==> flow/design.v <==
`timescale 1ns/1ns
module alu(
    input wire [15:0] a, b,
    input wire [3:0] alu_op,
    output reg [15:0] alu_result,
    output  wire zero
);
    always @(*) begin
    case (alu_op)
        4'b0000: alu_result = a + b;
        4'b0001: alu_result = a - b;
        4'b0010: alu_result = a & b;
        4'b0011 : alu_result = a | b;
        4'b0100: alu_result = a ^ b;
        4'b0101: alu_result = ($signed(a) < $signed(b)) ? 16'd1 : 16'd0;
        default : alu_result = 16'd0;
    endcase
end
    assign zero = (alu_result == 16'd0);
endmodule
module control(
    input wire [3:0] opcode,
    input wire is_nop,
    output reg reg_write,
    output reg alu_src,
    output reg mem_read,
    output reg mem_write,
    output reg mem_to_reg,
    output reg branch,
    output reg branch_ne,
    output reg jump,
    output reg halt,
    output reg [3:0] alu_op
);
    always @(*) begin
        reg_write = 0; alu_src = 0;
        mem_read = 0; mem_write = 0; mem_to_reg = 0;
        branch = 0; branch_ne = 0; jump = 0;
        halt = 0;
        alu_op = 4'b0000;
        if (is_nop) begin
        end else case (opcode)
            4'h0  : begin reg_write=1; alu_op=4'b0000; end
            4'h1  : begin reg_write=1; alu_op=4'b0001; end
            4'h2  : begin reg_write=1; alu_op=4'b0010; end
            4'h3   : begin reg_write=1; alu_op=4'b0011; end
            4'h4  : begin reg_write=1; alu_op=4'b0100; end
            4'h5  : begin reg_write=1; alu_op=4'b0101; end
            4'h6 : begin reg_write=1; alu_src=1; end
            4'h7 : begin reg_write=1; alu_src=1; alu_op=4'b0010; end
            4'h8  : begin reg_write=1; alu_src=1; alu_op=4'b0011; end
            4'h9 : begin reg_write=1; alu_src=1; alu_op=4'b0100; end
            4'hA   : begin reg_write=1; alu_src=1; mem_read=1; mem_to_reg=1; end
            4'hB   : begin alu_src=1; mem_write=1; end
            4'hC  : begin branch=1; alu_op=4'b0001; end
            4'hD  : begin branch_ne=1; alu_op=4'b0001; end
            4'hE : begin jump=1; end
            4'hF : begin halt=1; end
        endcase
    end
endmodule
`timescale 1ns/1ns
module regfile(
    input wire clk,
    input wire rst,
    input wire reg_write,
    input wire [3:0] rs1,
    input wire [3:0] rs2,
    input wire [3:0] rd,
    input wire [15:0] rd_data,
    output wire [15:0] rs1_data,
    output wire [15:0] rs2_data
);
    reg [15:0] regs [0:15];
    integer i;
    always @(posedge clk or posedge rst) begin
        if (rst) begin
            for (i = 0; i < 16; i = i + 1)
                regs[i] <= 16'd0;
        end 
        else if (reg_write && rd != 4'd0) begin
            regs[rd] <= rd_data;
        end
    end
    wire [15:0] rs1_raw = (rs1 == 4'd0) ? 16'd0 : regs[rs1];
    wire [15:0] rs2_raw = (rs2 == 4'd0) ? 16'd0 : regs[rs2];
    assign rs1_data = (reg_write && (rd == rs1) && (rd != 4'd0)) ? rd_data : rs1_raw;
    assign rs2_data = (reg_write && (rd == rs2) && (rd != 4'd0)) ? rd_data : rs2_raw;
endmodule
`timescale 1ns/1ns
module hazard_unit (
    input wire [3:0] ifid_rs1,
    input wire [3:0] ifid_rs2,
    input wire [3:0] idex_rd,
    input wire idex_mem_read,
    output reg pc_write,       
    output reg ifid_write,     
    output reg idex_flush      
);
    always @(*) begin
        pc_write = 1'b1;
        ifid_write = 1'b1;
        idex_flush = 1'b0;
        if (idex_mem_read &&
            (idex_rd != 4'd0) &&
            ((idex_rd == ifid_rs1) || (idex_rd == ifid_rs2))) begin
            pc_write = 1'b0;       
            ifid_write = 1'b0;     
            idex_flush = 1'b1;     
        end
    end
endmodule
`timescale 1ns/1ns
module forwarding_unit (
    input wire [3:0] idex_rs1,
    input wire [3:0] idex_rs2,
    input wire exmem_reg_write,
    input wire exmem_mem_to_reg,
    input wire [3:0] exmem_rd,
    input wire memwb_reg_write,
    input wire [3:0] memwb_rd,
    input wire wb_reg_write,
    input wire [3:0] wb_rd,
    output reg [1:0] forward_a,     
    output reg [1:0] forward_b      
);
    always @(*) begin
        forward_a = 2'b00;
        forward_b = 2'b00;
        if (exmem_reg_write && !exmem_mem_to_reg &&
            exmem_rd != 4'd0 &&
            exmem_rd == idex_rs1) begin
            forward_a = 2'b10;
        end
        else if (memwb_reg_write && memwb_rd != 4'd0 &&
                 !(exmem_reg_write && !exmem_mem_to_reg && exmem_rd == idex_rs1) &&
                 memwb_rd == idex_rs1) begin
            forward_a = 2'b01;
        end
        else if (wb_reg_write && wb_rd != 4'd0 && wb_rd == idex_rs1) begin
            forward_a = 2'b11;
        end
        if (exmem_reg_write && !exmem_mem_to_reg &&
            exmem_rd != 4'd0 &&
            exmem_rd == idex_rs2) begin
            forward_b = 2'b10;
        end
        else if (memwb_reg_write && memwb_rd != 4'd0 &&
                 !(exmem_reg_write && !exmem_mem_to_reg && exmem_rd == idex_rs2) &&
                 memwb_rd == idex_rs2) begin
            forward_b = 2'b01;
        end
        else if (wb_reg_write && wb_rd != 4'd0 && wb_rd == idex_rs2) begin
            forward_b = 2'b11;
        end
    end
endmodule
`timescale 1ns/1ns
module pipe_if_id (
    input wire clk,
    input wire rst,
    input wire stall,            
    input wire flush,            
    input wire [15:0] if_pc,
    input wire [15:0] if_instr,
    output reg [15:0] id_pc,
    output reg [15:0] id_instr
);
    always @(posedge clk or posedge rst) begin
        if (rst) begin
            id_pc <= 16'd0;
            id_instr <= 16'h0000;
        end
        else if (flush) begin
            id_pc <= 16'd0;
            id_instr <= 16'h0000;   
        end 
        else if (!stall) begin
            id_pc <= if_pc;
            id_instr <= if_instr;
        end
    end
endmodule
`timescale 1ns/1ns
module pipe_id_ex (
    input wire clk,
    input wire rst,
    input wire flush,
    input wire [15:0] id_pc,
    input wire [15:0] id_rs1_data,
    input wire [15:0] id_rs2_data,
    input wire [15:0] id_imm,
    input wire [3:0] id_rs1,
    input wire [3:0] id_rs2,
    input wire [3:0] id_rd,
    input wire [3:0] id_alu_op,
    input wire id_reg_write,
    input wire id_alu_src,
    input wire id_mem_read,
    input wire id_mem_write,
    input wire id_mem_to_reg,
    input wire id_branch,
    input wire id_branch_ne,
    output reg [15:0] ex_pc,
    output reg [15:0] ex_rs1_data,
    output reg [15:0] ex_rs2_data,
    output reg [15:0] ex_imm,
    output reg [3:0] ex_rs1,
    output reg [3:0] ex_rs2,
    output reg [3:0] ex_rd,
    output reg [3:0] ex_alu_op,
    output reg ex_reg_write,
    output reg ex_alu_src,
    output reg ex_mem_read,
    output reg ex_mem_write,
    output reg ex_mem_to_reg,
    output reg ex_branch,
    output reg ex_branch_ne
);
    always @(posedge clk or posedge rst) begin
        if (rst) begin
            ex_pc <= 16'd0;
            ex_rs1_data <= 16'd0;
            ex_rs2_data <= 16'd0;
            ex_imm <= 16'd0;
            ex_rs1 <= 4'd0;
            ex_rs2 <= 4'd0;
            ex_rd <= 4'd0;
            ex_alu_op <= 4'd0;
            ex_reg_write <= 1'b0;
            ex_alu_src <= 1'b0;
            ex_mem_read <= 1'b0;
            ex_mem_write <= 1'b0;
            ex_mem_to_reg <= 1'b0;
            ex_branch <= 1'b0;
            ex_branch_ne <= 1'b0;
        end
        else if (flush) begin
            ex_pc <= 16'd0;
            ex_rs1_data <= 16'd0;
            ex_rs2_data <= 16'd0;
            ex_imm <= 16'd0;
            ex_rs1 <= 4'd0;
            ex_rs2 <= 4'd0;
            ex_rd <= 4'd0;
            ex_alu_op <= 4'd0;
            ex_reg_write <= 1'b0;
            ex_alu_src <= 1'b0;
            ex_mem_read <= 1'b0;
            ex_mem_write <= 1'b0;
            ex_mem_to_reg <= 1'b0;
            ex_branch <= 1'b0;
            ex_branch_ne <= 1'b0;
        end
        else begin
            ex_pc <= id_pc;
            ex_rs1_data <= id_rs1_data;
            ex_rs2_data <= id_rs2_data;
            ex_imm <= id_imm;
            ex_rs1 <= id_rs1;
            ex_rs2 <= id_rs2;
            ex_rd <= id_rd;
            ex_alu_op <= id_alu_op;
            ex_reg_write <= id_reg_write;
            ex_alu_src <= id_alu_src;
            ex_mem_read <= id_mem_read;
            ex_mem_write <= id_mem_write;
            ex_mem_to_reg <= id_mem_to_reg;
            ex_branch <= id_branch;
            ex_branch_ne <= id_branch_ne;
        end
    end
endmodule
`timescale 1ns/1ns
module pipe_ex1_ex2 (
    input wire clk,
    input wire rst,
    input wire flush,            
    input wire [15:0] ex1_alu_result,
    input wire [15:0] ex1_rs2_data,
    input wire [15:0] ex1_branch_target,
    input wire [3:0] ex1_rd,
    input wire ex1_zero,
    input wire ex1_reg_write,
    input wire ex1_mem_read,
    input wire ex1_mem_write,
    input wire ex1_mem_to_reg,
    input wire ex1_branch,
    input wire ex1_branch_ne,
    output reg [15:0] ex2_alu_result,
    output reg [15:0] ex2_rs2_data,
    output reg [15:0] ex2_branch_target,
    output reg [3:0] ex2_rd,
    output reg ex2_zero,
    output reg ex2_reg_write,
    output reg ex2_mem_read,
    output reg ex2_mem_write,
    output reg ex2_mem_to_reg,
    output reg ex2_branch,
    output reg ex2_branch_ne
);
    always @(posedge clk or posedge rst) begin
        if (rst) begin
            ex2_alu_result <= 16'd0;
            ex2_rs2_data <= 16'd0;
            ex2_branch_target <= 16'd0;
            ex2_rd <= 4'd0;
            ex2_zero <= 1'b0;
            ex2_reg_write <= 1'b0;
            ex2_mem_read <= 1'b0;
            ex2_mem_write <= 1'b0;
            ex2_mem_to_reg <= 1'b0;
            ex2_branch <= 1'b0;
            ex2_branch_ne <= 1'b0;
        end 
        else if (flush) begin
            ex2_alu_result <= ex1_alu_result;
            ex2_rs2_data <= ex1_rs2_data;
            ex2_branch_target <= ex1_branch_target;
            ex2_rd <= ex1_rd;
            ex2_zero <= ex1_zero;
            ex2_reg_write <= 1'b0;
            ex2_mem_read <= 1'b0;
            ex2_mem_write <= 1'b0;
            ex2_mem_to_reg <= 1'b0;
            ex2_branch <= 1'b0;
            ex2_branch_ne <= 1'b0;
        end
        else begin
            ex2_alu_result <= ex1_alu_result;
            ex2_rs2_data <= ex1_rs2_data;
            ex2_branch_target <= ex1_branch_target;
            ex2_rd <= ex1_rd;
            ex2_zero <= ex1_zero;
            ex2_reg_write <= ex1_reg_write;
            ex2_mem_read <= ex1_mem_read;
            ex2_mem_write <= ex1_mem_write;
            ex2_mem_to_reg <= ex1_mem_to_reg;
            ex2_branch <= ex1_branch;
            ex2_branch_ne <= ex1_branch_ne;
        end
    end
endmodule
`timescale 1ns/1ns
module pipe_ex2_mem (
    input wire clk,
    input wire rst,
    input wire flush_mem,        
    input wire [15:0] ex2_alu_result,
    input wire [15:0] ex2_rs2_data,
    input wire [3:0]  ex2_rd,
    input wire [15:0] ex2_branch_target,
    input wire ex2_zero,
    input wire ex2_reg_write,
    input wire ex2_mem_read,
    input wire ex2_mem_write,
    input wire ex2_mem_to_reg,
    input wire ex2_branch,
    input wire ex2_branch_ne,
    output reg [15:0] mem_alu_result,
    output reg [15:0] mem_rs2_data,
    output reg [3:0]  mem_rd,
    output reg [15:0] mem_branch_target,
    output reg mem_zero,
    output reg mem_reg_write,
    output reg mem_mem_read,
    output reg mem_mem_write,
    output reg mem_mem_to_reg,
    output reg mem_branch,
    output reg mem_branch_ne
);
    always @(posedge clk or posedge rst) begin
        if (rst) begin
            mem_alu_result    <= 16'd0;
            mem_rs2_data      <= 16'd0;
            mem_rd            <= 4'd0;
            mem_branch_target <= 16'd0;
            mem_zero          <= 1'b0;
            mem_reg_write     <= 1'b0;
            mem_mem_read      <= 1'b0;
            mem_mem_write     <= 1'b0;
            mem_mem_to_reg    <= 1'b0;
            mem_branch        <= 1'b0;
            mem_branch_ne     <= 1'b0;
        end 
        else if (flush_mem) begin
            mem_alu_result    <= 16'd0;
            mem_rs2_data      <= 16'd0;
            mem_rd            <= 4'd0;
            mem_branch_target <= 16'd0;
            mem_zero          <= 1'b0;
            mem_reg_write     <= 1'b0;
            mem_mem_read      <= 1'b0;
            mem_mem_write     <= 1'b0;
            mem_mem_to_reg    <= 1'b0;
            mem_branch        <= 1'b0;
            mem_branch_ne     <= 1'b0;
        end 
        else begin
            mem_alu_result    <= ex2_alu_result;
            mem_rs2_data      <= ex2_rs2_data;
            mem_rd            <= ex2_rd;
            mem_branch_target <= ex2_branch_target;
            mem_zero          <= ex2_zero;
            mem_reg_write     <= ex2_reg_write;
            mem_mem_read      <= ex2_mem_read;
            mem_mem_write     <= ex2_mem_write;
            mem_mem_to_reg    <= ex2_mem_to_reg;
            mem_branch        <= ex2_branch;
            mem_branch_ne     <= ex2_branch_ne;
        end
    end
endmodule
`timescale 1ns/1ns
module pipe_mem_wb(
    input wire clk,
    input wire rst,
    input wire flush,           
    input wire mem_to_reg_in,
    input wire reg_write_in,
    input wire [15:0] alu_result_in,
    input wire [15:0] mem_data_in,
    input wire [3:0] rd_in,
    output reg mem_to_reg,
    output reg reg_write,
    output reg [15:0] alu_result,
    output reg [15:0] mem_data,
    output reg [3:0] rd
);
    always @(posedge clk or posedge rst) begin
        if (rst) begin
            mem_to_reg <= 1'b0;
            reg_write  <= 1'b0;
            alu_result <= 16'd0;
            mem_data   <= 16'd0;
            rd         <= 4'd0;
        end
        else if (flush) begin
            mem_to_reg <= 1'b0;
            reg_write  <= 1'b0;
            alu_result <= 16'd0;
            mem_data   <= 16'd0;
            rd         <= 4'd0;
        end
        else begin
            mem_to_reg <= mem_to_reg_in;
            reg_write  <= reg_write_in;
            alu_result <= alu_result_in;
            mem_data   <= mem_data_in;
            rd         <= rd_in;
        end
    end
endmodule
`timescale 1ns/1ns
module if_stage(
    input wire clk,
    input wire rst,
    input wire stall_if,           
    input wire flush_if,           
    input wire halt,               
    input wire branch_taken,       
    input wire [15:0] branch_target,   
    input wire jump_taken,         
    input wire [15:0] jump_target,     
    output wire [7:0] imem_addr,
    input wire [15:0] imem_data,
    output reg [15:0] if_pc,       
    output wire [15:0] if_instr    
);
    assign imem_addr = if_pc[7:0];
    assign if_instr = imem_data;
    always @(posedge clk or posedge rst) begin
        if (rst) begin
            if_pc <= 16'd0;
        end
        else if (branch_taken) begin
            if_pc <= branch_target;
        end
        else if (!stall_if && !halt) begin
            if (jump_taken) begin
                if_pc <= jump_target;
            end
            else begin
                if_pc <= if_pc + 16'd1;
            end
        end
    end
endmodule
`timescale 1ns/1ns
module cpu_top_pipeline (
    input wire clk,
    input wire rst,
    output wire [7:0]  imem_addr,
    input  wire [15:0] imem_data,
    output wire [7:0]  dmem_addr,
    output wire [15:0] dmem_wdata,
    output wire        dmem_we,
    input  wire [15:0] dmem_rdata,
    output wire        halted
);
    wire [15:0] if_pc, if_instr;
    wire if_stall, if_flush;
    wire [15:0] id_pc, id_instr;
    wire [3:0] id_opcode, id_rd, id_rs1, id_rs2;
    wire [15:0] id_rs1_data, id_rs2_data, id_imm;
    wire id_reg_write, id_alu_src, id_mem_read, id_mem_write, id_mem_to_reg;
    wire id_branch, id_branch_ne, id_jump;
    wire [3:0] id_alu_op;
    wire id_halt, id_pc_write;
    wire [15:0] ex1_pc, ex1_rs1_data, ex1_rs2_data, ex1_imm;
    wire [3:0] ex1_rd, ex1_rs1, ex1_rs2, ex1_alu_op;
    wire ex1_reg_write, ex1_alu_src, ex1_mem_read, ex1_mem_write, ex1_mem_to_reg;
    wire ex1_branch, ex1_branch_ne;
    wire [15:0] ex1_alu_result, ex1_branch_target;
    wire ex1_zero;
    wire [1:0] forward_a, forward_b;
    wire [15:0] ex1_rs1_fwd, ex1_rs2_fwd;
    wire [15:0] ex2_alu_result, ex2_rs2_data, ex2_branch_target;
    wire [3:0] ex2_rd;
    wire ex2_reg_write, ex2_mem_read, ex2_mem_write, ex2_mem_to_reg;
    wire ex2_branch, ex2_branch_ne, ex2_zero;
    wire [15:0] mem_alu_result, mem_rs2_data, mem_read_data, mem_branch_target;
    wire [3:0] mem_rd;
    wire mem_reg_write, mem_mem_read, mem_mem_write, mem_mem_to_reg;
    wire mem_branch, mem_branch_ne, mem_zero;
    wire [15:0] wb_alu_result, wb_mem_data, wb_write_data;
    wire [3:0] wb_rd;
    wire wb_reg_write, wb_mem_to_reg;
    wire stall_signal, flush_signal;
    wire branch_taken, jump_taken;
    wire [15:0] jump_target;
    wire ifid_write_en;
    reg fetch_stop;
    reg halt_ex1, halt_ex2, halt_mem, halt_wb;
    wire id_halt_go;
    assign halted = halt_wb;
    always @(posedge clk or posedge rst) begin
        if (rst) begin
            fetch_stop <= 1'b0;
            halt_ex1 <= 1'b0;
            halt_ex2 <= 1'b0;
            halt_mem <= 1'b0;
            halt_wb <= 1'b0;
        end
        else begin
            if (branch_taken)
                fetch_stop <= 1'b0;
            else if (id_halt_go)
                fetch_stop <= 1'b1;
            halt_ex1 <= id_halt_go;
            halt_ex2 <= halt_ex1 && !branch_taken;
            halt_mem <= halt_ex2;
            halt_wb <= halt_wb || halt_mem;
        end
    end
    hazard_unit u_hazard (
        .ifid_rs1(id_rs1),
        .ifid_rs2(id_rs2),
        .idex_rd(ex1_rd),
        .idex_mem_read(ex1_mem_read),
        .pc_write(id_pc_write),
        .ifid_write(ifid_write_en),
        .idex_flush(flush_signal)
    );
    assign stall_signal = ~ifid_write_en;
    assign jump_taken = id_jump && !stall_signal && !branch_taken && !fetch_stop;
    assign id_halt_go = id_halt && !stall_signal && !branch_taken && !fetch_stop;
    assign jump_target = {{4{id_instr[11]}}, id_instr[11:0]};   
    assign branch_taken = (ex2_branch && ex2_zero) || (ex2_branch_ne && !ex2_zero);
    assign if_flush = branch_taken || jump_taken || id_halt_go || fetch_stop;
    if_stage u_if (
        .clk(clk),
        .rst(rst),
        .stall_if(stall_signal),
        .flush_if(if_flush),
        .halt(fetch_stop || id_halt_go),
        .branch_taken(branch_taken),
        .branch_target(ex2_branch_target),
        .jump_taken(jump_taken),
        .jump_target(jump_target),
        .imem_addr(imem_addr),
        .imem_data(imem_data),
        .if_pc(if_pc),
        .if_instr(if_instr)
    );
    pipe_if_id u_if_id (
        .clk(clk),
        .rst(rst),
        .stall(stall_signal),
        .flush(if_flush),
        .if_pc(if_pc),
        .if_instr(if_instr),
        .id_pc(id_pc),
        .id_instr(id_instr)
    );
    assign id_opcode = id_instr[15:12];
    assign id_rd = id_instr[11:8];
    assign id_rs1 = id_instr[7:4];
    assign id_rs2 = id_instr[3:0];
    assign id_imm = {{12{id_instr[3]}}, id_instr[3:0]};   
    control u_ctrl (
        .opcode(id_opcode),
        .is_nop(id_instr == 16'h0000),
        .reg_write(id_reg_write),
        .alu_src(id_alu_src),
        .mem_read(id_mem_read),
        .mem_write(id_mem_write),
        .mem_to_reg(id_mem_to_reg),
        .branch(id_branch),
        .branch_ne(id_branch_ne),
        .jump(id_jump),
        .alu_op(id_alu_op),
        .halt(id_halt)
    );
    regfile u_rf (
        .clk(clk),
        .rst(rst),
        .reg_write(wb_reg_write),
        .rs1(id_rs1),
        .rs2(id_rs2),
        .rd(wb_rd),
        .rd_data(wb_write_data),
        .rs1_data(id_rs1_data),
        .rs2_data(id_rs2_data)
    );
    pipe_id_ex u_id_ex (
        .clk(clk),
        .rst(rst),
        .flush(flush_signal || if_flush),
        .id_pc(id_pc),
        .id_rs1(id_rs1),
        .id_rs2(id_rs2),
        .id_rd(id_rd),
        .id_rs1_data(id_rs1_data),
        .id_rs2_data(id_rs2_data),
        .id_imm(id_imm),
        .id_alu_op(id_alu_op),
        .id_reg_write(id_reg_write),
        .id_alu_src(id_alu_src),
        .id_mem_read(id_mem_read),
        .id_mem_write(id_mem_write),
        .id_mem_to_reg(id_mem_to_reg),
        .id_branch(id_branch),
        .id_branch_ne(id_branch_ne),
        .ex_pc(ex1_pc),
        .ex_rs1(ex1_rs1),
        .ex_rs2(ex1_rs2),
        .ex_rd(ex1_rd),
        .ex_rs1_data(ex1_rs1_data),
        .ex_rs2_data(ex1_rs2_data),
        .ex_imm(ex1_imm),
        .ex_alu_op(ex1_alu_op),
        .ex_reg_write(ex1_reg_write),
        .ex_alu_src(ex1_alu_src),
        .ex_mem_read(ex1_mem_read),
        .ex_mem_write(ex1_mem_write),
        .ex_mem_to_reg(ex1_mem_to_reg),
        .ex_branch(ex1_branch),
        .ex_branch_ne(ex1_branch_ne)
    );
    forwarding_unit u_fwd (
        .idex_rs1(ex1_rs1),
        .idex_rs2(ex1_rs2),
        .exmem_reg_write(ex2_reg_write),
        .exmem_mem_to_reg(ex2_mem_to_reg),
        .exmem_rd(ex2_rd),
        .memwb_reg_write(mem_reg_write),
        .memwb_rd(mem_rd),
        .wb_reg_write(wb_reg_write),
        .wb_rd(wb_rd),
        .forward_a(forward_a),
        .forward_b(forward_b)
    );
    wire [15:0] mem_fwd_data = mem_mem_to_reg ? mem_read_data : mem_alu_result;
    assign ex1_rs1_fwd = (forward_a == 2'b10) ? ex2_alu_result :
                         (forward_a == 2'b01) ? mem_fwd_data : 
                         (forward_a == 2'b11) ? wb_write_data :
                         ex1_rs1_data;
    assign ex1_rs2_fwd = (forward_b == 2'b10) ? ex2_alu_result :
                         (forward_b == 2'b01) ? mem_fwd_data : 
                         (forward_b == 2'b11) ? wb_write_data :
                         ex1_rs2_data;
    wire [15:0] alu_input_b = ex1_alu_src ? ex1_imm : ex1_rs2_fwd;
    alu u_alu (
        .a(ex1_rs1_fwd),
        .b(alu_input_b),
        .alu_op(ex1_alu_op),
        .alu_result(ex1_alu_result),
        .zero(ex1_zero)
    );
    assign ex1_branch_target = ex1_pc + ex1_imm;
    pipe_ex1_ex2 u_ex1_ex2 (
        .clk(clk),
        .rst(rst),
        .flush(branch_taken),
        .ex1_alu_result(ex1_alu_result),
        .ex1_rs2_data(ex1_rs2_fwd),
        .ex1_rd(ex1_rd),
        .ex1_branch_target(ex1_branch_target),
        .ex1_zero(ex1_zero),
        .ex1_reg_write(ex1_reg_write),
        .ex1_mem_read(ex1_mem_read),
        .ex1_mem_write(ex1_mem_write),
        .ex1_mem_to_reg(ex1_mem_to_reg),
        .ex1_branch(ex1_branch),
        .ex1_branch_ne(ex1_branch_ne),
        .ex2_alu_result(ex2_alu_result),
        .ex2_rs2_data(ex2_rs2_data),
        .ex2_rd(ex2_rd),
        .ex2_branch_target(ex2_branch_target),
        .ex2_zero(ex2_zero),
        .ex2_reg_write(ex2_reg_write),
        .ex2_mem_read(ex2_mem_read),
        .ex2_mem_write(ex2_mem_write),
        .ex2_mem_to_reg(ex2_mem_to_reg),
        .ex2_branch(ex2_branch),
        .ex2_branch_ne(ex2_branch_ne)
    );
    pipe_ex2_mem u_ex2_mem (
        .clk(clk),
        .rst(rst),
        .flush_mem(1'b0),
        .ex2_alu_result(ex2_alu_result),
        .ex2_rs2_data(ex2_rs2_data),
        .ex2_rd(ex2_rd),
        .ex2_branch_target(ex2_branch_target),
        .ex2_reg_write(ex2_reg_write),
        .ex2_mem_read(ex2_mem_read),
        .ex2_mem_write(ex2_mem_write),
        .ex2_mem_to_reg(ex2_mem_to_reg),
        .ex2_branch(ex2_branch),
        .ex2_branch_ne(ex2_branch_ne),
        .ex2_zero(ex2_zero),
        .mem_alu_result(mem_alu_result),
        .mem_rs2_data(mem_rs2_data),
        .mem_rd(mem_rd),
        .mem_branch_target(mem_branch_target),
        .mem_reg_write(mem_reg_write),
        .mem_mem_read(mem_mem_read),
        .mem_mem_write(mem_mem_write),
        .mem_mem_to_reg(mem_mem_to_reg),
        .mem_branch(mem_branch),
        .mem_branch_ne(mem_branch_ne),
        .mem_zero(mem_zero)
    );
    assign dmem_addr = mem_alu_result[7:0];
    assign dmem_wdata = mem_rs2_data;
    assign dmem_we = mem_mem_write;
    assign mem_read_data = dmem_rdata;
    pipe_mem_wb u_mem_wb (
        .clk(clk),
        .rst(rst),
        .flush(1'b0),
        .mem_to_reg_in(mem_mem_to_reg),
        .reg_write_in(mem_reg_write),
        .alu_result_in(mem_alu_result),
        .mem_data_in(mem_read_data),
        .rd_in(mem_rd),
        .mem_to_reg(wb_mem_to_reg),
        .reg_write(wb_reg_write),
        .alu_result(wb_alu_result),
        .mem_data(wb_mem_data),
        .rd(wb_rd)
    );
    assign wb_write_data = wb_mem_to_reg ? wb_mem_data : wb_alu_result;
endmodule
Ticket comment

Reports on cpu_top_pipeline
Each step is given for the RTL above and for the edited RTL. "original" refers to lines of the RTL above, "edited" to lines of the edited file. "difference" is "edited" less "original", of the values as shown; "rel. change" is that difference over "original", in percent. The mark -- stands for no value.

Top module: cpu_top_pipeline. Clock: clk. Library: sky130hd. Library corner: tt_025C_1v80.

The edit
Unified diff, file above to edited file. The edited RTL no longer does the same as the RTL above: the edit was made by script, with no optimisation intended.

```diff
@@ -12,5 +12,5 @@
         4'b0010: alu_result = a & b;
         4'b0011 : alu_result = a | b;
-        4'b0100: alu_result = a ^ b;
+        4'b0100: alu_result = a | b;
         4'b0101: alu_result = ($signed(a) < $signed(b)) ? 16'd1 : 16'd0;
         default : alu_result = 16'd0;
```

Word-level counts
Yosys after proc, flatten, opt, wreduce and memory -nomap, before mapping. Print and check cells are not counted. Equal cells are merged and count once. Memory sizes are those after Yosys's memory passes, which may raise the word count (mostly to a power of two), join words into wider ones and drop unused or constant bits.

Cells by class: $add $sub $neg (original 4, edited 4, difference 0, rel. change 0.00%); multiply operators (original 0, edited 0, difference 0); divide/modulo/power cells (original 0, edited 0, difference 0); magnitude comparators (original 1, edited 1, difference 0, rel. change 0.00%); equal/unequal tests (original 67, edited 67, difference 0, rel. change 0.00%); shift-type cells (original 0, edited 0, difference 0); mux-type cells (original 64, edited 64, difference 0, rel. change 0.00%); bitwise gates (word level) (original 3, edited 2, difference -1, rel. change -33.33%); reductions and logical operators (original 72, edited 73, difference +1, rel. change +1.39%).

Operators by type and width: case mux 16 bit (select 6 bit) (original 1, edited 0, difference -1, rel. change -100.00%); bitwise XOR 16 bit (original 1, edited 0, difference -1, rel. change -100.00%); case mux 16 bit (select 5 bit) (original 0, edited 1, difference +1); OR reduction 2 bit (original 0, edited 1, difference +1); logical AND 1 bit (original 30, edited 30, difference 0, rel. change 0.00%); 2-to-1 mux 1 bit (original 26, edited 26, difference 0, rel. change 0.00%); == test 4 bit with constant B (original 24, edited 24, difference 0, rel. change 0.00%); 2-to-1 mux 16 bit (original 24, edited 24, difference 0, rel. change 0.00%); AND reduction 2 bit (original 15, edited 15, difference 0, rel. change 0.00%); == test 4 x 3 -> 1 bit with constant B (original 14, edited 14, difference 0, rel. change 0.00%); == test 4 bit (original 10, edited 10, difference 0, rel. change 0.00%); == test 4 x 2 -> 1 bit with constant B (original 8, edited 8, difference 0, rel. change 0.00%); zero test 1 bit (original 8, edited 8, difference 0, rel. change 0.00%); logical OR 1 bit (original 8, edited 8, difference 0, rel. change 0.00%); 2-to-1 mux 2 bit (original 6, edited 6, difference 0, rel. change 0.00%); 2-to-1 mux 4 bit (original 5, edited 5, difference 0, rel. change 0.00%); == test 2 bit with constant B (original 4, edited 4, difference 0, rel. change 0.00%); == test 4 x 1 -> 1 bit with constant B (original 4, edited 4, difference 0, rel. change 0.00%); nonzero test 4 bit (original 4, edited 4, difference 0, rel. change 0.00%); zero test 4 bit (original 3, edited 3, difference 0, rel. change 0.00%); adder 16 bit (original 2, edited 2, difference 0, rel. change 0.00%); == test 2 x 1 -> 1 bit with constant B (original 2, edited 2, difference 0, rel. change 0.00%); zero test 16 bit (original 2, edited 2, difference 0, rel. change 0.00%); case mux 16 bit (select 15 bit) (original 2, edited 2, difference 0, rel. change 0.00%); nonzero test 2 bit (original 2, edited 2, difference 0, rel. change 0.00%); adder 16 x 1 -> 16 bit with constant B (original 1, edited 1, difference 0, rel. change 0.00%); bitwise AND 16 bit (original 1, edited 1, difference 0, rel. change 0.00%); < comparator 16 bit (original 1, edited 1, difference 0, rel. change 0.00%).

Not every row of either side is listed.

Storage and ports: flip-flop bits (word level) (original 515, edited 515, difference 0, rel. change 0.00%); bits in latches (original 0, edited 0, difference 0); memory bits (writable) (original 0, edited 0, difference 0); memory bits (read-only) (original 192, edited 192, difference 0, rel. change 0.00%); clocked read ports x word width (original 0, edited 0, difference 0); memories (original 1, edited 1, difference 0, rel. change 0.00%); bits of input ports (original 34, edited 34, difference 0, rel. change 0.00%); output and inout port bits (original 34, edited 34, difference 0, rel. change 0.00%); word-level cells (original 271, edited 271, difference 0, rel. change 0.00%).

Memory list: words x width with read and write ports (original 16x12 r1 w0, edited 16x12 r1 w0).

Longest topological paths
Yosys ltp: most cells in a row. Word level: on the elaborated netlist, between registers, memories and ports. Mapped: between sequential cells and ports; inverters and the memories' decode and read muxes count.

Depth: depth after elaboration (original 17, edited 17, difference 0, rel. change 0.00%); ABC_AREA (original 0, edited 0); gate-level depth with buffers (original 22, edited 21, difference -1, rel. change -4.55%); gate-level depth less buffers (original 19, edited 20, difference +1, rel. change +5.26%).

Mapped cells and area
Source: synth_stat.txt of the flow (Yosys; design flattened, memories mapped). It holds for the ABC_AREA given above (unset counts as 0); a run with the other value may have another netlist.

Mapped netlist: mapped cells (original 2503, edited 2415, difference -88, rel. change -3.52%); chip area (Yosys) (µm²) (original 23506.3, edited 22957.0, difference -549.3, rel. change -2.34%); sequential part of the area (µm²) (original 11636.2, edited 11636.2, difference 0.0, rel. change 0.00%); flip-flops (original 465, edited 465, difference 0, rel. change 0.00%); buffer cells (original 203, edited 189, difference -14, rel. change -6.90%).

Cells by type: sky130_fd_sc_hd__nand3_1 (original 37, edited 13, difference -24, rel. change -64.86%); sky130_fd_sc_hd__a22oi_1 (original 126, edited 103, difference -23, rel. change -18.25%); sky130_fd_sc_hd__nor2_1 (original 361, edited 343, difference -18, rel. change -4.99%); sky130_fd_sc_hd__nand4_1 (original 23, edited 6, difference -17, rel. change -73.91%); sky130_fd_sc_hd__o211ai_1 (original 9, edited 23, difference +14, rel. change +155.56%); sky130_fd_sc_hd__and4_1 (original 20, edited 33, difference +13, rel. change +65.00%); sky130_fd_sc_hd__a22o_1 (original 45, edited 57, difference +12, rel. change +26.67%); sky130_fd_sc_hd__a31oi_1 (original 28, edited 39, difference +11, rel. change +39.29%); sky130_fd_sc_hd__a221oi_1 (original 21, edited 32, difference +11, rel. change +52.38%); sky130_fd_sc_hd__a211o_1 (original 11, edited 2, difference -9, rel. change -81.82%); sky130_fd_sc_hd__inv_1 (original 71, edited 64, difference -7, rel. change -9.86%); sky130_fd_sc_hd__o311ai_0 (original 10, edited 3, difference -7, rel. change -70.00%); sky130_fd_sc_hd__and3_1 (original 10, edited 4, difference -6, rel. change -60.00%); sky130_fd_sc_hd__xnor2_1 (original 38, edited 43, difference +5, rel. change +13.16%); sky130_fd_sc_hd__nand2b_1 (original 29, edited 24, difference -5, rel. change -17.24%); sky130_fd_sc_hd__o21a_1 (original 11, edited 16, difference +5, rel. change +45.45%); sky130_fd_sc_hd__clkbuf_8 (original 5, edited 0, difference -5, rel. change -100.00%); sky130_fd_sc_hd__o221ai_1 (original 4, edited 9, difference +5, rel. change +125.00%).

Not every row of either side is listed. The figures by module come from a second, unflattened synthesis with its own total; it is not the netlist above.

Second synthesis, totals: cells (unflattened synthesis) (original 2749, edited 2755, difference +6, rel. change +0.22%); area (unflattened synthesis) (µm²) (original 30395.4, edited 30448.0, difference +52.6, rel. change +0.17%).

Each row is one instance without its submodules.

By module, original: regfile (instances 1, cells 1306, area 14176.1 µm², sequential area 6005.8 µm²); pipe_id_ex (instances 1, cells 184, area 2791.4 µm², sequential area 2177.1 µm²); alu (instances 1, cells 389, area 2667.6 µm², sequential area 0.0 µm²); cpu_top_pipeline (instances 1, cells 215, area 2402.3 µm², sequential area 125.1 µm²); pipe_ex2_mem (instances 1, cells 125, area 1888.1 µm², sequential area 1476.4 µm²); pipe_ex1_ex2 (instances 1, cells 66, area 1517.7 µm², sequential area 1476.4 µm²); if_stage (instances 1, cells 183, area 1476.4 µm², sequential area 400.4 µm²); pipe_mem_wb (instances 1, cells 81, area 1406.3 µm², sequential area 950.9 µm²); pipe_if_id (instances 1, cells 104, area 1327.5 µm², sequential area 800.8 µm²); forwarding_unit (instances 1, cells 48, area 406.6 µm², sequential area 0.0 µm²); control (instances 1, cells 34, area 203.9 µm², sequential area 0.0 µm²); hazard_unit (instances 1, cells 14, area 131.4 µm², sequential area 0.0 µm²).

By module, edited: regfile (instances 1, cells 1306, area 14176.1 µm², sequential area 6005.8 µm²); pipe_id_ex (instances 1, cells 184, area 2791.4 µm², sequential area 2177.1 µm²); alu (instances 1, cells 395, area 2720.1 µm², sequential area 0.0 µm²); cpu_top_pipeline (instances 1, cells 215, area 2402.3 µm², sequential area 125.1 µm²); pipe_ex2_mem (instances 1, cells 125, area 1888.1 µm², sequential area 1476.4 µm²); pipe_ex1_ex2 (instances 1, cells 66, area 1517.7 µm², sequential area 1476.4 µm²); if_stage (instances 1, cells 183, area 1476.4 µm², sequential area 400.4 µm²); pipe_mem_wb (instances 1, cells 81, area 1406.3 µm², sequential area 950.9 µm²); pipe_if_id (instances 1, cells 104, area 1327.5 µm², sequential area 800.8 µm²); forwarding_unit (instances 1, cells 48, area 406.6 µm², sequential area 0.0 µm²); control (instances 1, cells 34, area 203.9 µm², sequential area 0.0 µm²); hazard_unit (instances 1, cells 14, area 131.4 µm², sequential area 0.0 µm²).

Timing after synthesis
Path of least setup slack by OpenSTA after synthesis, without wires, with an ideal clock, recovery checks aside; 20% of the period is set as input and as output delay. Where synthesis merged equal registers, the netlist keeps one of their names.

Timing post-synthesis: path type (original register to register, edited register to register); from (original register u_id_ex.ex_imm[14], edited register u_mem_wb.rd[3]); to (original register u_ex1_ex2.ex2_zero, edited register u_ex1_ex2.ex2_zero); period (ns) (original 5.5, edited 5.5, difference 0.0, rel. change 0.00%); setup time (ns) (original 0.095, edited 0.096, difference +0.001); time at the first pin (ns) (original 0.000, edited 0.000, difference 0.000); data arrival time (ns) (original 4.841, edited 4.970, difference +0.129, rel. change +2.66%); required time (ns) (original 5.405, edited 5.404, difference -0.001, rel. change -0.02%); setup slack (ns) (original 0.564, edited 0.435, difference -0.129); path delay (ns) (original 4.936, edited 5.066, difference +0.130, rel. change +2.63%); stages on the path (original 21, edited 21, difference 0, rel. change 0.00%); buffers on the path (original 2, edited 2, difference 0, rel. change 0.00%); synthesis period reached (ns) (original 4.936, edited 5.065, difference +0.129, rel. change +2.61%).

"path delay" = arrival - input delay + setup time. "stages on the path": output pins that drive a net of the path, with the launching flip-flop's if there is one; two outputs of one cell count as two. "synthesis period reached" = period - worst setup slack (recovery checks aside). The figure is calculated, with input and output delays left at 20% of the set period. The rows between start and end are the longest chain of elaborated cells between them; the timing report does not say that the signal goes this way. Where chains are equally long, one stands for them. Each line given opens the expression or statement behind the cell; cells for indexed reads and writes are added by Yosys, which also makes memories of some case tables. A register here has more assigning lines than the two given.

On the way, post-synthesis, original:
Path through: sky130_fd_sc_hd__dfrtp_1 sky130_fd_sc_hd__clkbuf_1 sky130_fd_sc_hd__inv_1 sky130_fd_sc_hd__a221o_1 sky130_fd_sc_hd__nor4_1 sky130_fd_sc_hd__nand2_1 sky130_fd_sc_hd__and2_1 sky130_fd_sc_hd__clkbuf_1 sky130_fd_sc_hd__a211o_1 sky130_fd_sc_hd__a31oi_1 sky130_fd_sc_hd__mux2i_1 sky130_fd_sc_hd__fa_1 sky130_fd_sc_hd__nand2b_1 sky130_fd_sc_hd__a211o_1 sky130_fd_sc_hd__a21oi_2 sky130_fd_sc_hd__a311oi_1 sky130_fd_sc_hd__a221o_1 sky130_fd_sc_hd__or4_1 sky130_fd_sc_hd__a2111oi_2 sky130_fd_sc_hd__nand4b_1 sky130_fd_sc_hd__nor4b_2. For length of the longest elaborated chain the number is 5. The figure for elaborated cells on any way between the ends is 10. Under RTL lines with such cells stands 9. Classes of those cells: 2 x add/sub; 1 x compare; 3 x mux; 3 x logic; 1 x reduce/logical.

Ends and longest elaborated chain, post-synthesis, original: start, declared (RTL line 207) `output reg [15:0] ex_imm,`; start, assigned (RTL line 225) `ex_imm <= 16'd0;`; start, assigned (RTL line 259) `ex_imm <= id_imm;`; 2-to-1 mux 16 bit (RTL line 683) `wire [15:0] alu_input_b = ex1_alu_src ? ex1_imm : ex1_rs2_fwd;`; < comparator 16 bit (RTL line 15) `4'b0101: alu_result = ($signed(a) < $signed(b)) ? 16'd1 : 16'd0;`; 2-to-1 mux 1 bit (RTL line 15); case mux 16 bit (select 6 bit) (RTL line 9) `case (alu_op)`; zero test 16 bit (RTL line 19) `assign zero = (alu_result == 16'd0);`; end, assigned (RTL line 321) `ex2_zero <= ex1_zero;`; end, assigned (RTL line 334) `ex2_zero <= ex1_zero;`; end, declared (RTL line 294) `output reg ex2_zero,`.

Some nets on the timed path still bear RTL names; the line given drives or declares the net.

Nets with RTL names, path post-synthesis, original: ex1_rs2_fwd[1] (RTL line 679) `assign ex1_rs2_fwd = (forward_b == 2'b10) ? ex2_alu_result :`; ex1_alu_result[6] (RTL line 9).

On the way, post-synthesis, edited:
Path through: sky130_fd_sc_hd__dfrtp_1 sky130_fd_sc_hd__clkbuf_1 sky130_fd_sc_hd__o41ai_1 sky130_fd_sc_hd__nor2_1 sky130_fd_sc_hd__clkbuf_1 sky130_fd_sc_hd__a211oi_1 sky130_fd_sc_hd__a21oi_1 sky130_fd_sc_hd__a21oi_1 sky130_fd_sc_hd__mux2_2 sky130_fd_sc_hd__ha_1 sky130_fd_sc_hd__inv_1 sky130_fd_sc_hd__fa_1 sky130_fd_sc_hd__nand2b_1 sky130_fd_sc_hd__a21oi_1 sky130_fd_sc_hd__o21ai_2 sky130_fd_sc_hd__xnor2_2 sky130_fd_sc_hd__o221ai_2 sky130_fd_sc_hd__or4_1 sky130_fd_sc_hd__or4_1 sky130_fd_sc_hd__or4_1 sky130_fd_sc_hd__nor4_2. The figure for elaborated cells on any way between the ends is 33. Classes of those cells: 2 x add/sub; 1 x compare; 8 x eq/ne; 15 x mux; 2 x logic; 5 x reduce/logical.

Ends and longest elaborated chain, post-synthesis, edited: start, declared (RTL line 428) `output reg [3:0] rd`; start, assigned (RTL line 436) `rd         <= 4'd0;`; start, assigned (RTL line 450) `rd         <= rd_in;`; end, assigned (RTL line 321) `ex2_zero <= ex1_zero;`; end, assigned (RTL line 334) `ex2_zero <= ex1_zero;`; end, declared (RTL line 294) `output reg ex2_zero,`.

edited: Chain of elaborated cells between the ends: none given.

Nets with RTL names, path post-synthesis, edited: ex1_rs2_fwd[0] (RTL line 679) `assign ex1_rs2_fwd = (forward_b == 2'b10) ? ex2_alu_result :`; ex1_alu_result[4] (RTL line 9) `case (alu_op)`.

Timing after layout
Path of least setup slack in the final report of the runs of pair A (OpenROAD, finished layout, wires in). Where an end is a register, its clock arrival counts in the times.

Timing post-layout: path type (original register to register, edited register to register); from (original register u_id_ex.ex_imm[14], edited register u_id_ex.ex_rs2[0]); to (original register u_ex1_ex2.ex2_zero, edited register u_ex1_ex2.ex2_zero); period (ns) (original 5.31, edited 5.31, difference 0.00, rel. change 0.00%); setup time (ns) (original 0.09, edited 0.09, difference 0.00); time at the first pin (ns) (original 0.61, edited 0.61, difference 0.00, rel. change 0.00%); data arrival time (ns) (original 5.62, edited 5.54, difference -0.08, rel. change -1.42%); required time (ns) (original 5.83, edited 5.81, difference -0.02, rel. change -0.34%); setup slack (ns) (original 0.21, edited 0.27, difference +0.06); stages on the path (original 20, edited 22, difference +2, rel. change +10.00%); buffers on the path (original 0, edited 1, difference +1).

The rows between start and end are the longest chain of elaborated cells between them; the timing report does not say that the signal goes this way. Where chains are equally long, one stands for them. A register here has more assigning lines than the two given.

On the way, post-layout, original:
Path through: sky130_fd_sc_hd__dfrtp_1 sky130_fd_sc_hd__inv_1 sky130_fd_sc_hd__a221o_1 sky130_fd_sc_hd__nor4_4 sky130_fd_sc_hd__nor3_4 sky130_fd_sc_hd__a211o_1 sky130_fd_sc_hd__a31oi_1 sky130_fd_sc_hd__mux2_2 sky130_fd_sc_hd__ha_1 sky130_fd_sc_hd__inv_1 sky130_fd_sc_hd__fa_1 sky130_fd_sc_hd__nand2b_1 sky130_fd_sc_hd__a21oi_2 sky130_fd_sc_hd__o22ai_1 sky130_fd_sc_hd__nand3b_1 sky130_fd_sc_hd__or3_1 sky130_fd_sc_hd__or4_1 sky130_fd_sc_hd__a2111oi_4 sky130_fd_sc_hd__nand4b_1 sky130_fd_sc_hd__nor4b_2. For length of the longest elaborated chain the number is 5. The figure for elaborated cells on any way between the ends is 10. Under RTL lines with such cells stands 9. Classes of those cells: 2 x add/sub; 1 x compare; 3 x mux; 3 x logic; 1 x reduce/logical.

Ends and longest elaborated chain, post-layout, original: start, declared (RTL line 207) `output reg [15:0] ex_imm,`; start, assigned (RTL line 225) `ex_imm <= 16'd0;`; start, assigned (RTL line 259) `ex_imm <= id_imm;`; 2-to-1 mux 16 bit (RTL line 683) `wire [15:0] alu_input_b = ex1_alu_src ? ex1_imm : ex1_rs2_fwd;`; < comparator 16 bit (RTL line 15) `4'b0101: alu_result = ($signed(a) < $signed(b)) ? 16'd1 : 16'd0;`; 2-to-1 mux 1 bit (RTL line 15); case mux 16 bit (select 6 bit) (RTL line 9) `case (alu_op)`; zero test 16 bit (RTL line 19) `assign zero = (alu_result == 16'd0);`; end, assigned (RTL line 321) `ex2_zero <= ex1_zero;`; end, assigned (RTL line 334) `ex2_zero <= ex1_zero;`; end, declared (RTL line 294) `output reg ex2_zero,`.

Some nets on the timed path still bear RTL names; the line given drives or declares the net.

Nets with RTL names, path post-layout, original: ex1_rs2_fwd[0] (RTL line 679) `assign ex1_rs2_fwd = (forward_b == 2'b10) ? ex2_alu_result :`; ex1_alu_result[4] (RTL line 9).

On the way, post-layout, edited:
Path through: sky130_fd_sc_hd__dfrtp_1 sky130_fd_sc_hd__buf_4 sky130_fd_sc_hd__xnor2_1 sky130_fd_sc_hd__nand4_1 sky130_fd_sc_hd__nor2_4 sky130_fd_sc_hd__nor2_1 sky130_fd_sc_hd__a211oi_2 sky130_fd_sc_hd__a21oi_1 sky130_fd_sc_hd__a21oi_1 sky130_fd_sc_hd__mux2_4 sky130_fd_sc_hd__ha_1 sky130_fd_sc_hd__inv_1 sky130_fd_sc_hd__fa_1 sky130_fd_sc_hd__nand2b_1 sky130_fd_sc_hd__a21oi_2 sky130_fd_sc_hd__o21ai_2 sky130_fd_sc_hd__xnor2_2 sky130_fd_sc_hd__o221ai_2 sky130_fd_sc_hd__or4_1 sky130_fd_sc_hd__or4_1 sky130_fd_sc_hd__or4_1 sky130_fd_sc_hd__nor4_2. The figure for elaborated cells on any way between the ends is 27. Classes of those cells: 2 x add/sub; 1 x compare; 6 x eq/ne; 9 x mux; 2 x logic; 7 x reduce/logical.

Ends and longest elaborated chain, post-layout, edited: start, declared (RTL line 209) `output reg [3:0] ex_rs2,`; start, assigned (RTL line 227) `ex_rs2 <= 4'd0;`; start, assigned (RTL line 261) `ex_rs2 <= id_rs2;`; end, assigned (RTL line 321) `ex2_zero <= ex1_zero;`; end, assigned (RTL line 334) `ex2_zero <= ex1_zero;`; end, declared (RTL line 294) `output reg ex2_zero,`.

edited: Chain of elaborated cells between the ends: none given.

Nets with RTL names, path post-layout, edited: ex1_rs2_fwd[0] (RTL line 679) `assign ex1_rs2_fwd = (forward_b == 2'b10) ? ex2_alu_result :`; ex1_alu_result[4] (RTL line 9) `case (alu_op)`.

Layout results
Both versions went through the flow (Yosys, OpenROAD) with the same settings in each pair. Constraints: input delay and output delay 20% of the set period each, output load 0.01 pF.

Flow settings, pair A:
The figure for CORE_UTILIZATION is 40. The figure for PLACE_DENSITY is 0.6. period_ns: 5.31. For CAP_MARGIN the number is 20. CORE_MARGIN: 2. For SLEW_MARGIN the number is 20.

Results, pair A: cell area after synthesis (µm²) (original 23506.3, edited 22957.0, difference -549.3, rel. change -2.34%); die size (µm²) (original 60720.4, edited 59323.9, difference -1396.5, rel. change -2.30%); standard-cell area after routing (µm²) (original 27328.7, edited 27086.0, difference -242.7, rel. change -0.89%); worst setup slack after layout (ns) (original 0.209, edited 0.271, difference +0.062); post-route worst hold slack (ns) (original 0.341, edited 0.346, difference +0.005).

Flow settings, pair B:
The entry for ABC_AREA reads 1. For CAP_MARGIN the number is 35. The figure for CELL_PAD_IN_SITES_GLOBAL_PLACEMENT is 2. CORE_MARGIN: 5. The figure for CORE_UTILIZATION is 17. The figure for CTS_CLUSTER_DIAMETER is 258. MIN_ROUTING_LAYER: met1. SETUP_SLACK_MARGIN: 0.92. For SLEW_MARGIN the number is 10. period_ns: 4.78.

Results, pair B: cell area after synthesis (µm²) (original 25160.4, edited 24927.7, difference -232.7, rel. change -0.92%); die size (µm²) (original 155796.0, edited 154390.0, difference -1406.0, rel. change -0.90%); standard-cell area after routing (µm²) (original 31699.2, edited 31283.8, difference -415.4, rel. change -1.31%); worst setup slack after layout (ns) (original 0.994, edited 1.015, difference +0.021); post-route worst hold slack (ns) (original 0.322, edited 0.345, difference +0.023).
